==> flow/design.v <==
module ChipInterface #(parameter FRE = 25000000, parameter DEBOUNCE = FRE / 100) (
    input logic clock,
    input logic confirm,
    input logic clear,
    input logic algorithm_select_mode,
    input reset,
    input logic enter0, enter1,
    output logic [5:0] led
  );
  logic confirm_sync, clear_sync, enter0_sync, enter1_sync, algorithm_select_mode_sync;
  logic enter0_valid_press, enter1_valid_press, clear_valid_press, confirm_valid_press, algorithm_select_mode_valid_press;
  logic [11:0] password_current, password_next;
  logic [11:0] password_ref;
  logic [5:0] OTP;
  logic change_current, change_next;
  logic [31:0] cnt_current, cnt_next;
  logic [1:0] wrong_password_time_current, wrong_password_time_next;
  logic algorithm_selet_current, algorithm_selet_next;
  logic [2:0] algorithm_mode_current, algorithm_mode_next;
  password_generator password_generator_inst(
    .clock(clock),
    .reset(reset),  
    .algorithm_select(algorithm_mode_current),
    .OTP(OTP), 
    .password(password_ref));
  FF2_Synchronizer confirm_sync_ (
    .clock(clock),
    .button(confirm),
    .sync_button(confirm_sync)
  );
  FF2_Synchronizer clear_sync_ (
    .clock(clock),
    .button(clear),
    .sync_button(clear_sync)
  );
  FF2_Synchronizer enter0_sync_ (
    .clock(clock),
    .button(enter0),
    .sync_button(enter0_sync)
  );
  FF2_Synchronizer enter1_sync_ (
    .clock(clock),
    .button(enter1),
    .sync_button(enter1_sync)
  );
  FF2_Synchronizer algorithm_select_mode_sync_ (
    .clock(clock),
    .button(algorithm_select_mode),
    .sync_button(algorithm_select_mode_sync)
  );
  button_handler #(.COUNT_MAX(DEBOUNCE)) confirm_valid(.clock(clock), .reset(reset), .btn(confirm_sync), .valid_press(confirm_valid_press));
  button_handler #(.COUNT_MAX(DEBOUNCE)) clear_valid(.clock(clock), .reset(reset), .btn(clear_sync), .valid_press(clear_valid_press));
  button_handler #(.COUNT_MAX(DEBOUNCE)) enter0_valid(.clock(clock), .reset(reset), .btn(enter0_sync), .valid_press(enter0_valid_press));
  button_handler #(.COUNT_MAX(DEBOUNCE)) enter1_valid(.clock(clock), .reset(reset), .btn(enter1_sync), .valid_press(enter1_valid_press));
  button_handler #(.COUNT_MAX(DEBOUNCE)) algorithm_select_mode_valid(.clock(clock), .reset(reset), .btn(algorithm_select_mode_sync), .valid_press(algorithm_select_mode_valid_press));
  OTP_generator inst_OTP_generator(.clock(clock), .reset(reset), .change(change_current), .OTP(OTP));
  typedef enum logic [2:0] {IDLE = 3'b000, 
                            TIMEOUT = 3'b001, 
                            INPUT = 3'b010, 
                            VERIFY = 3'b011, 
                            PASS = 3'b100, 
                            FAIL = 3'b101, 
                            LOCK = 3'b110,
                            ALGO_SELECT = 3'b111} state_t;
  state_t current_state, next_state;
  always_ff @(posedge clock or posedge reset) begin 
    if(reset) begin
      current_state <= IDLE;
      password_current <= 0;
      change_current <= 0;
      wrong_password_time_current <= 0;
      algorithm_selet_current <= 0;
      algorithm_mode_current <= 0;
      cnt_current <= 0;
    end
    else begin
      current_state <= next_state;
      password_current <= password_next;
      change_current <= change_next;
      wrong_password_time_current <= wrong_password_time_next;
      algorithm_selet_current <= algorithm_selet_next;
      algorithm_mode_current <= algorithm_mode_next;
      cnt_current <= cnt_next;
    end
  end
  always_comb begin
    case(current_state)
      IDLE: begin
        wrong_password_time_next = wrong_password_time_current;
        algorithm_mode_next = algorithm_mode_current;
        if(cnt_current == 60 * FRE -1) begin
          next_state = TIMEOUT;
          password_next = 0;
          change_next = 1;
          algorithm_selet_next = 0;
          cnt_next = 0;
        end
        else if(algorithm_select_mode_valid_press) begin
            algorithm_selet_next = 1;
            next_state = INPUT;
            change_next = 0;
            password_next = 0;
            cnt_next = 0;
        end
        else if(enter0_valid_press)begin
           cnt_next = 0;
           next_state = INPUT;
           password_next = {password_current[10:0],1'b0};
           change_next = 0;
           algorithm_selet_next = 0;
        end 
        else if(enter1_valid_press)begin
           cnt_next = 0;
           next_state = INPUT;
           password_next = {password_current[10:0],1'b1};
           change_next = 0;
           algorithm_selet_next = 0;
        end 
        else begin
          cnt_next = cnt_current + 1;
          next_state = IDLE;
          password_next = 0;
          change_next = 0;
          algorithm_selet_next = 0;
        end
      end
      TIMEOUT: begin
        next_state = IDLE;
        wrong_password_time_next = wrong_password_time_current;
        cnt_next = cnt_current + 1;
        password_next = 0;
        change_next = 0;
        algorithm_selet_next = 0;
        algorithm_mode_next = algorithm_mode_current;
      end
      INPUT:begin
        wrong_password_time_next = wrong_password_time_current;
        cnt_next = 0;
        change_next = 0;
        algorithm_selet_next = algorithm_selet_current;
        algorithm_mode_next = algorithm_mode_current;
        if(confirm_valid_press) begin
           next_state = VERIFY;
           password_next = password_current;
        end
        else if(clear_valid_press) begin
           next_state = INPUT;
           password_next = 0;
        end
        else if(enter0_valid_press) begin
           next_state = INPUT;
           password_next = {password_current[10:0],1'b0};
        end 
        else if(enter1_valid_press)begin
           next_state = INPUT;
           password_next = {password_current[10:0],1'b1};
        end
        else begin
          next_state = INPUT;
          password_next = password_current;
        end
      end
      VERIFY: begin
        cnt_next = 0;
        password_next = 0;
        change_next = 0;
        algorithm_selet_next = algorithm_selet_current;
        algorithm_mode_next = algorithm_mode_current;
        if(password_current == password_ref) begin
            next_state = PASS;
            wrong_password_time_next = wrong_password_time_current;
        end
        else begin
            next_state = FAIL;
            wrong_password_time_next = wrong_password_time_current + 1;
        end
      end
      PASS: begin
        wrong_password_time_next = wrong_password_time_current;
        password_next = 0;
        algorithm_selet_next = algorithm_selet_current;
        algorithm_mode_next = algorithm_mode_current;
        if(cnt_current == 6 * FRE) begin
          if(algorithm_selet_current == 1) begin
              next_state = ALGO_SELECT;
              change_next = 0;
          end
          else begin
              next_state = IDLE;
              change_next = 1;
          end
          cnt_next = 0;
        end 
        else begin
          cnt_next = cnt_current + 1;
          next_state = PASS;
          change_next = 0;
        end
      end
      ALGO_SELECT : begin
        password_next = 0;
        cnt_next = 0;
        algorithm_selet_next = 0;
        wrong_password_time_next = wrong_password_time_current;
        if(confirm_valid_press) begin
           next_state = IDLE;
           algorithm_mode_next = algorithm_mode_current;
           change_next = 1;
        end
        else if(clear_valid_press) begin
           next_state = ALGO_SELECT;
           algorithm_mode_next = 0;
           change_next = 0;
        end
        else if(enter0_valid_press) begin
           next_state = ALGO_SELECT;
           algorithm_mode_next = {algorithm_mode_current[1:0],1'b0};
           change_next = 0;
        end 
        else if(enter1_valid_press)begin
           next_state = ALGO_SELECT;
           algorithm_mode_next = {algorithm_mode_current[1:0],1'b1};
           change_next = 0;
        end
        else begin
           next_state = ALGO_SELECT;
           algorithm_mode_next = algorithm_mode_current;
           change_next = 0;
        end
      end
      FAIL: begin
        algorithm_mode_next = algorithm_mode_current;
        wrong_password_time_next = wrong_password_time_current;
        password_next = 0;
        algorithm_selet_next = 0;
        if(cnt_current == 6 * FRE) begin
          change_next = 1;
          cnt_next = 0;
          next_state = LOCK;
        end 
        else begin
          cnt_next = cnt_current + 1;
          next_state = FAIL;
          change_next = 0;
        end
      end
      LOCK: begin
         algorithm_mode_next = algorithm_mode_current;
         cnt_next = cnt_current + 1;
         wrong_password_time_next = wrong_password_time_current;
         password_next = 0;
         algorithm_selet_next = 0;
         if(wrong_password_time_current == 1) begin
            if(cnt_current == 15 * FRE) begin
              next_state = IDLE;
              change_next = 1;
              cnt_next = 0;
            end
            else begin
              next_state = LOCK;
              change_next = 0;
            end
         end
         else if (wrong_password_time_current == 2) begin
            if(cnt_current == 30 * FRE) begin
              next_state = IDLE;
              change_next = 1;
              cnt_next = 0;
            end
            else begin
               next_state = LOCK;
              change_next = 0;
            end 
         end
         else begin
            if(cnt_current == 60 * FRE) begin
                 next_state = IDLE;
                 change_next = 1;
                 cnt_next = 0;
            end
            else begin
              next_state = LOCK;
              change_next = 0;
            end
         end
      end
    endcase
  end
  always_ff @(posedge clock or posedge reset) begin
    if(reset) led <= 6'b0;
    else if(current_state == PASS) led <= 6'b111111;
    else if(current_state == ALGO_SELECT) begin
        led <= {4'b0, algorithm_mode_current};
    end
    else if(current_state == FAIL) begin
    if ((cnt_current >= FRE*1 && cnt_current < FRE*2) || 
        (cnt_current >= FRE*3 && cnt_current < FRE*4) || 
        (cnt_current >= FRE*5 && cnt_current < FRE*6))
        led <= 6'b0; 
    else
        led <= 6'b111111; 
    end
    else if(current_state == LOCK) led <= 6'b101010;
    else led <= OTP;
  end
endmodule
module password_generator(
    input logic clock,
    input logic reset,  
    input logic [2:0] algorithm_select,
    input logic [5:0] OTP,
    output logic [11:0] password
);
  always_ff @(posedge clock or posedge reset) begin
      if(reset) begin
          password <= 0;
      end
      else begin
        case(algorithm_select)
            3'd0: password <= OTP * 2 + 1;                    
            3'd1: password <= (OTP << 2) ^ 12'hA3; 
            3'd2: password <= (OTP * 3) + (OTP >> 1);         
            3'd3: password <= ~(OTP * 5) & 12'hFFF;           
            3'd4: password <= (OTP * OTP) % 4096;             
            3'd5: password <= ((OTP << 3) - OTP) ^ 12'h3C3;   
            3'd6: password <= {OTP[2:0], OTP[5:3]} + 12'h55A; 
            3'd7: password <= (OTP * 9) & 12'hFFF;            
        endcase
      end
  end
endmodule
module OTP_generator(
    input logic clock,
    input logic change,
    input reset,
    output logic [5:0] OTP 
);
    logic [5:0] lfsr;
    always_ff @(posedge clock or posedge reset) begin
        if (reset)
            lfsr <= 6'b101101;  
        else if (change)
            lfsr <= {lfsr[4:0], lfsr[5] ^ lfsr[3]};
    end
    assign OTP = lfsr;
endmodule
module button_handler (
    input  logic clock,        
    input  logic reset,
    input  logic btn,         
    output logic valid_press  
);
    parameter COUNT_MAX = 250_000;
    logic btn_pre;
    logic [$clog2(COUNT_MAX):0] count;
    logic armed;
    always_ff @(posedge clock or posedge reset) begin
        if (reset)
            btn_pre <= 0;
        else
            btn_pre <= btn;
    end
    always_ff @(posedge clock or posedge reset) begin
        if (reset) begin
            count <= 0;
            valid_press <= 0;
            armed <= 1;
        end else begin
            valid_press <= 0;  
            if (btn && btn_pre) begin  
                if (armed) begin
                    if (count < COUNT_MAX - 1) begin
                        count <= count + 1;
                    end else begin
                        valid_press <= 1;  
                        armed <= 0;        
                        count <= 0;
                    end
                end
            end else begin
                count <= 0;
                if (!btn) 
                    armed <= 1; 
            end
        end
    end
endmodule
module FF2_Synchronizer(
  input logic clock,
  input logic button,
  output logic sync_button
);
  logic [1:0] button_dff;
  always_ff @(posedge clock) begin
    button_dff[0] <= button;
    button_dff[1] <= button_dff[0];
  end
  assign sync_button = button_dff[1];
endmodule
`default_nettype none
module my_chip (
    input logic [11:0] io_in,  
    output logic [11:0] io_out,  
    input logic clock,
    input logic reset  
);
    ChipInterface #(.FRE(25000)) chipInterface_inst(
        .clock(clock),
        .confirm(io_in[0]),
        .clear(io_in[1]),
        .algorithm_select_mode(io_in[2]),
        .reset(reset),
        .enter0(io_in[3]), 
        .enter1(io_in[4]),
        .led(io_out[5:0])
    );
    assign io_out[11:6] = 6'b0;
endmodule
---- Tool chain data of my_chip ----
Tool output for the design above, in the order of the flow.
Lines are those of the file above, counted from 1.
Library cell names are shortened.
Not given: -
inputs
  top module .............................. my_chip
  clock input ............................. clock
  cell library ............................ sky130hd
  timing corner ........................... tt_025C_1v80

---- Word-level counts ----
Yosys after proc, flatten, opt, wreduce and memory -nomap, before mapping. Memory bits, and registers merged into a memory's read port (data or address), are not among the register bits. Print and check cells are not counted.
storage and ports
  cells after elaboration ................. 240
  output and inout bits ................... 12
  register bits ........................... 148
cells by class
  equal/unequal tests ..................... 37
  reductions and logical operators ........ 23
  multiply operators ...................... 4
  order comparisons ....................... 11
  $add $sub $neg .......................... 11
  mux-type cells .......................... 113
  bitwise gates (word level) .............. 6
operators by type and width
  kind                                                                            number
  32-bit two-way mux                                                              10
  32-bit case mux with 5-bit select                                               1
  9-bit two-way mux                                                               15
  12-bit case mux with 8-bit select                                               1
  12-bit two-way mux                                                              8
  6-bit by 6-bit multiplier with 12-bit output                                    1
  32-bit by 17-bit greater-or-equal comparator with 1-bit output with constant B  2
  32-bit by 21-bit equality test with 1-bit output with constant B                2
  1-bit two-way mux                                                               49
  3-bit two-way mux                                                               16
  9-bit by 1-bit adder with 9-bit output with constant B                          5
  9-bit by 8-bit < comparator with 1-bit output with constant B                   5
  6-bit by 4-bit multiplier with 10-bit output with constant B                    1
  12-bit case mux with 3-bit select                                               1
  32-bit by 1-bit adder with 32-bit output with constant B                        1
  32-bit by 15-bit greater-or-equal comparator with 1-bit output with constant B  1
  32-bit by 16-bit < comparator with 1-bit output with constant B                 1
  32-bit by 17-bit < comparator with 1-bit output with constant B                 1
  32-bit by 18-bit < comparator with 1-bit output with constant B                 1
  32-bit by 18-bit equality test with 1-bit output with constant B                1
  32-bit by 19-bit equality test with 1-bit output with constant B                1
  32-bit by 20-bit equality test with 1-bit output with constant B                1
  6-bit two-way mux                                                               5
  6-bit by 3-bit multiplier with 9-bit output with constant B                     1
  2-bit != test with constant B                                                   13
  3-bit equality test with constant B                                             8
  3-bit case mux with 8-bit select                                                1
  6-bit by 2-bit multiplier with 8-bit output with constant B                     1
Not listed: further kinds 29, cells in them 51.

---- Logic depth ----
Depth = most cells in a row (Yosys ltp): at word level without a register or memory, in the mapped netlist without a sequential cell, where the memories' decode and read muxes count.
depth
  depth after elaboration ................. 8
  ABC_AREA ................................ 1
  gate-level depth with buffers ........... 18
  gate-level depth less buffers ........... 17

---- After synthesis ----
The flow's flattened synthesis, as Yosys stat reports it; memories are mapped. The netlist is that of the ABC_AREA named above (0 if unset); the other value can give another one.
cell types
  cell type  number  total area (um^2)
  dfrtp_1    133     3.33E+03
  nand2_1    269     1.01E+03
  ha_1       61      763.232
  inv_1      186     698.17
  nor2_1     149     559.286
  nand3_1    84      420.403
  o21ai_0    82      410.394
  xor2_1     41      359.094
  fa_1       16      320.307
  dfstp_2    10      262.752
  a21oi_1    50      250.24
  nand4_1    40      250.24
  dfxtp_1    10      200.192
  nor3_1     32      160.154
  xnor2_1    15      131.376
  o22ai_1    18      112.608
  o31ai_1    14      105.101
  nor2_2     16      100.096
Not listed: further types 36, cells in them 116.
mapped netlist
  cell count .............................. 1342
  buffers ................................. 28
  cell area after synthesis ............... 0.0102398 mm^2
  area of sequential cells ................ 0.0037911 mm^2
  mapped flip-flops ....................... 153

---- Worst setup path after synthesis ----
Path of least setup slack by OpenSTA after synthesis, without wires, with an ideal clock, recovery checks aside; 20% of the period is set as input and as output delay. Where synthesis merged equal registers, the netlist keeps one of their names.
timing path after synthesis
  path type ............................... register to register
  from .................................... register chipInterface_inst.inst_OTP_generator.lfsr[0]
  to ...................................... register chipInterface_inst.password_generator_inst.password[9]
  period .................................. 10000 ps
  library setup time ...................... 129 ps
  stages .................................. 17
  arrival ................................. 3497 ps
  launch time at the first pin ............ 0 ps
  delay of the path ....................... 3626 ps
  path slack .............................. 6374 ps
  required time ........................... 9871 ps
  synthesis period reached ................ 3626 ps
"delay of the path" is the arrival time less input delay plus setup time.
"stages" counts driving pins, that of a launching flip-flop among them; a cell with two outputs on the path counts twice.
"synthesis period reached" = period - worst setup slack (recovery checks aside). The figure is calculated, with input and output delays left at 20% of the set period.
The rows between start and end are the longest chain of elaborated cells between them; the timing report does not say that the signal goes this way. Where chains are equally long, one stands for them.
Each line given opens the expression or statement behind the cell; cells for indexed reads and writes are added by Yosys, which also makes memories of some case tables.
A register here has more assigning lines than the two given.
between the ends, after synthesis
  cell sequence ........................... dfstp_2 > clkbuf_1 > nand2_1 > fa_1 > fa_1 > inv_1 > fa_1 > ha_1 > nand2_1 > nand2_1 > nand2_1 > nand2_1 > nand2_1 > a31oi_1 > a21oi_1 > o21ai_0 > nand3_1
  length of the longest elaborated chain .. 3
  elaborated cells between the ends (all ways) .. 6
  RTL lines with such cells ............... 5
RTL lines, path after synthesis
  element                                       line  source
  from (decl)                                   338   logic [5:0] lfsr;
  from (assign)                                 341   lfsr <= 6'b101101;
  from (assign)                                 343   lfsr <= {lfsr[4:0], lfsr[5] ^ lfsr[3]};
  9-bit by 6-bit subtractor with 10-bit output  325   3'd5: password <= ((OTP << 3) - OTP) ^ 12'h3C3;
  6-bit NOT                                     -
  12-bit case mux with 8-bit select             319   case(algorithm_select)
  to (assign)                                   320   3'd0: password <= OTP * 2 + 1;
  to (assign)                                   321   3'd1: password <= (OTP << 2) ^ 12'hA3;
  to (decl)                                     312   output logic [11:0] password

---- Path in the finished layout ----
From the final timing report of run 1: the path of least setup slack in the routed layout; clock arrival at registers is part of the times.
The report prints the path's times to 10 ps; the period is as set.
timing path after layout
  path type ............................... register to register
  from .................................... register chipInterface_inst.inst_OTP_generator.lfsr[2]
  to ...................................... register chipInterface_inst.password_generator_inst.password[9]
  stages .................................. 17
  arrival ................................. 4040 ps
  launch time at the first pin ............ 450 ps
  library setup time ...................... 130 ps
  period .................................. 5010 ps
  path slack .............................. 1290 ps
  required time ........................... 5330 ps
The rows between start and end are the longest chain of elaborated cells between them; the timing report does not say that the signal goes this way. Where chains are equally long, one stands for them.
A register here has more assigning lines than the two given.
between the ends, after layout
  cell sequence ........................... dfstp_2 > ha_1 > inv_1 > fa_1 > fa_1 > inv_1 > fa_1 > ha_1 > nand2_1 > nand2_1 > nand2_1 > nand2_1 > nand2_1 > a31oi_1 > a21oi_1 > o21ai_0 > nand3_1
  length of the longest elaborated chain .. 3
  elaborated cells between the ends (all ways) .. 6
  RTL lines with such cells ............... 5
RTL lines, path after layout
  element                                       line  source
  from (decl)                                   338   logic [5:0] lfsr;
  from (assign)                                 341   lfsr <= 6'b101101;
  from (assign)                                 343   lfsr <= {lfsr[4:0], lfsr[5] ^ lfsr[3]};
  9-bit by 6-bit subtractor with 10-bit output  325   3'd5: password <= ((OTP << 3) - OTP) ^ 12'h3C3;
  6-bit NOT                                     -
  12-bit case mux with 8-bit select             319   case(algorithm_select)
  to (assign)                                   320   3'd0: password <= OTP * 2 + 1;
  to (assign)                                   321   3'd1: password <= (OTP << 2) ^ 12'hA3;
  to (decl)                                     312   output logic [11:0] password

Ticket comment

Below are 3 stored runs of the flow (Yosys, OpenROAD; platform sky130hd) on my_chip, each with its settings and what was measured, unordered. Constraints: input delay and output delay 20% of the set period each, output load 0.01 pF.
"clock period reached" means the clock period less the worst setup slack. The figure is calculated, with input and output delays left at 20% of the set period.
"total power of the final layout" rests on the timing tool's default activity at the inputs, not on a simulated workload.

======== run 1 ========
==> flow/run.sh <==
#!/bin/bash
# the make line also repeats the synthesis and layout settings of config.mk as NAME=value (left out here)
make -C /OpenROAD-flow-scripts/flow DESIGN_CONFIG=/design/flow/config.mk WORK_HOME=/design/flow/orfs CLKGATE_MAP_FILE= finish
==> flow/config.mk <==
export PLATFORM = sky130hd
export DESIGN_NAME = my_chip
export DESIGN_NICKNAME = my_chip
export VERILOG_FILES = /design/flow/design.v
export SDC_FILE = /design/flow/constraint.sdc
export NUM_CORES = 4
export LEC_CHECK = 0
export ABC_AREA = 1
export CAP_MARGIN = 20
export CORE_ASPECT_RATIO = 0.53
export CORE_MARGIN = 3
export CORE_UTILIZATION = 25
export CTS_CLUSTER_SIZE = 18
export MIN_ROUTING_LAYER = met1
export PLACE_DENSITY_LB_ADDON = 0.28
export SETUP_SLACK_MARGIN = 0.74
export SLEW_MARGIN = 10
export TNS_END_PERCENT = 60
==> flow/constraint.sdc <==
create_clock -name core_clock -period 5.01 [get_ports {clock}]
set_input_delay 1.0020 -clock core_clock [delete_from_list [all_inputs] [get_ports {clock}]]
set_output_delay 1.0020 -clock core_clock [all_outputs]
set_load 0.01 [all_outputs]

-------- measured, run 1 --------
  chip area in the Yosys report ........... 0.0102398 mm^2
  total power of the final layout ......... 2.651 mW
  clock period reached .................... 3721 ps
  die area ................................ 0.0435464 mm^2
  final design utilization ................ 29.0 %
  worst setup slack after layout .......... 1289 ps

======== run 2 ========
==> flow/run.sh <==
#!/bin/bash
# the make line also repeats the synthesis and layout settings of config.mk as NAME=value (left out here)
make -C /OpenROAD-flow-scripts/flow DESIGN_CONFIG=/design/flow/config.mk WORK_HOME=/design/flow/orfs CLKGATE_MAP_FILE= finish
==> flow/config.mk <==
export PLATFORM = sky130hd
export DESIGN_NAME = my_chip
export DESIGN_NICKNAME = my_chip
export VERILOG_FILES = /design/flow/design.v
export SDC_FILE = /design/flow/constraint.sdc
export NUM_CORES = 4
export LEC_CHECK = 0
export ABC_AREA = 1
export CAP_MARGIN = 35
export CELL_PAD_IN_SITES_DETAIL_PLACEMENT = 2
export CELL_PAD_IN_SITES_GLOBAL_PLACEMENT = 2
export CORE_ASPECT_RATIO = 0.51
export CORE_MARGIN = 4
export CORE_UTILIZATION = 40
export GPL_TIMING_DRIVEN = 0
export HOLD_SLACK_MARGIN = 0.02
export MAX_ROUTING_LAYER = met4
export PLACE_DENSITY_LB_ADDON = 0.22
export SETUP_SLACK_MARGIN = -0.58
export SLEW_MARGIN = 5
export TNS_END_PERCENT = 45
==> flow/constraint.sdc <==
create_clock -name core_clock -period 10.0 [get_ports {clock}]
set_input_delay 2.0000 -clock core_clock [delete_from_list [all_inputs] [get_ports {clock}]]
set_output_delay 2.0000 -clock core_clock [all_outputs]
set_load 0.01 [all_outputs]

-------- measured, run 2 --------
  final design utilization ................ 45.7 %
  total power of the final layout ......... 1.292 mW
  chip area in the Yosys report ........... 0.0102398 mm^2
  die area ................................ 0.0283692 mm^2
  worst setup slack after layout .......... 5413 ps
  clock period reached .................... 4587 ps

======== run 3 ========
==> flow/run.sh <==
#!/bin/bash
# the make line also repeats the synthesis and layout settings of config.mk as NAME=value (left out here)
make -C /OpenROAD-flow-scripts/flow DESIGN_CONFIG=/design/flow/config.mk WORK_HOME=/design/flow/orfs CLKGATE_MAP_FILE= finish
==> flow/config.mk <==
export PLATFORM = sky130hd
export DESIGN_NAME = my_chip
export DESIGN_NICKNAME = my_chip
export VERILOG_FILES = /design/flow/design.v
export SDC_FILE = /design/flow/constraint.sdc
export NUM_CORES = 4
export LEC_CHECK = 0
export CAP_MARGIN = 20
export CELL_PAD_IN_SITES_GLOBAL_PLACEMENT = 2
export CORE_ASPECT_RATIO = 0.51
export CORE_MARGIN = 4
export CORE_UTILIZATION = 40
export GPL_TIMING_DRIVEN = 0
export MAX_ROUTING_LAYER = met4
export PLACE_DENSITY_LB_ADDON = 0.22
export SETUP_SLACK_MARGIN = -0.58
export SLEW_MARGIN = 35
==> flow/constraint.sdc <==
create_clock -name core_clock -period 10.0 [get_ports {clock}]
set_input_delay 2.0000 -clock core_clock [delete_from_list [all_inputs] [get_ports {clock}]]
set_output_delay 2.0000 -clock core_clock [all_outputs]
set_load 0.01 [all_outputs]

-------- measured, run 3 --------
  chip area in the Yosys report ........... 0.0095304 mm^2
  total power of the final layout ......... 1.306 mW
  clock period reached .................... 4779 ps
  worst setup slack after layout .......... 5221 ps
  die area ................................ 0.0265001 mm^2
  final design utilization ................ 46.7 %
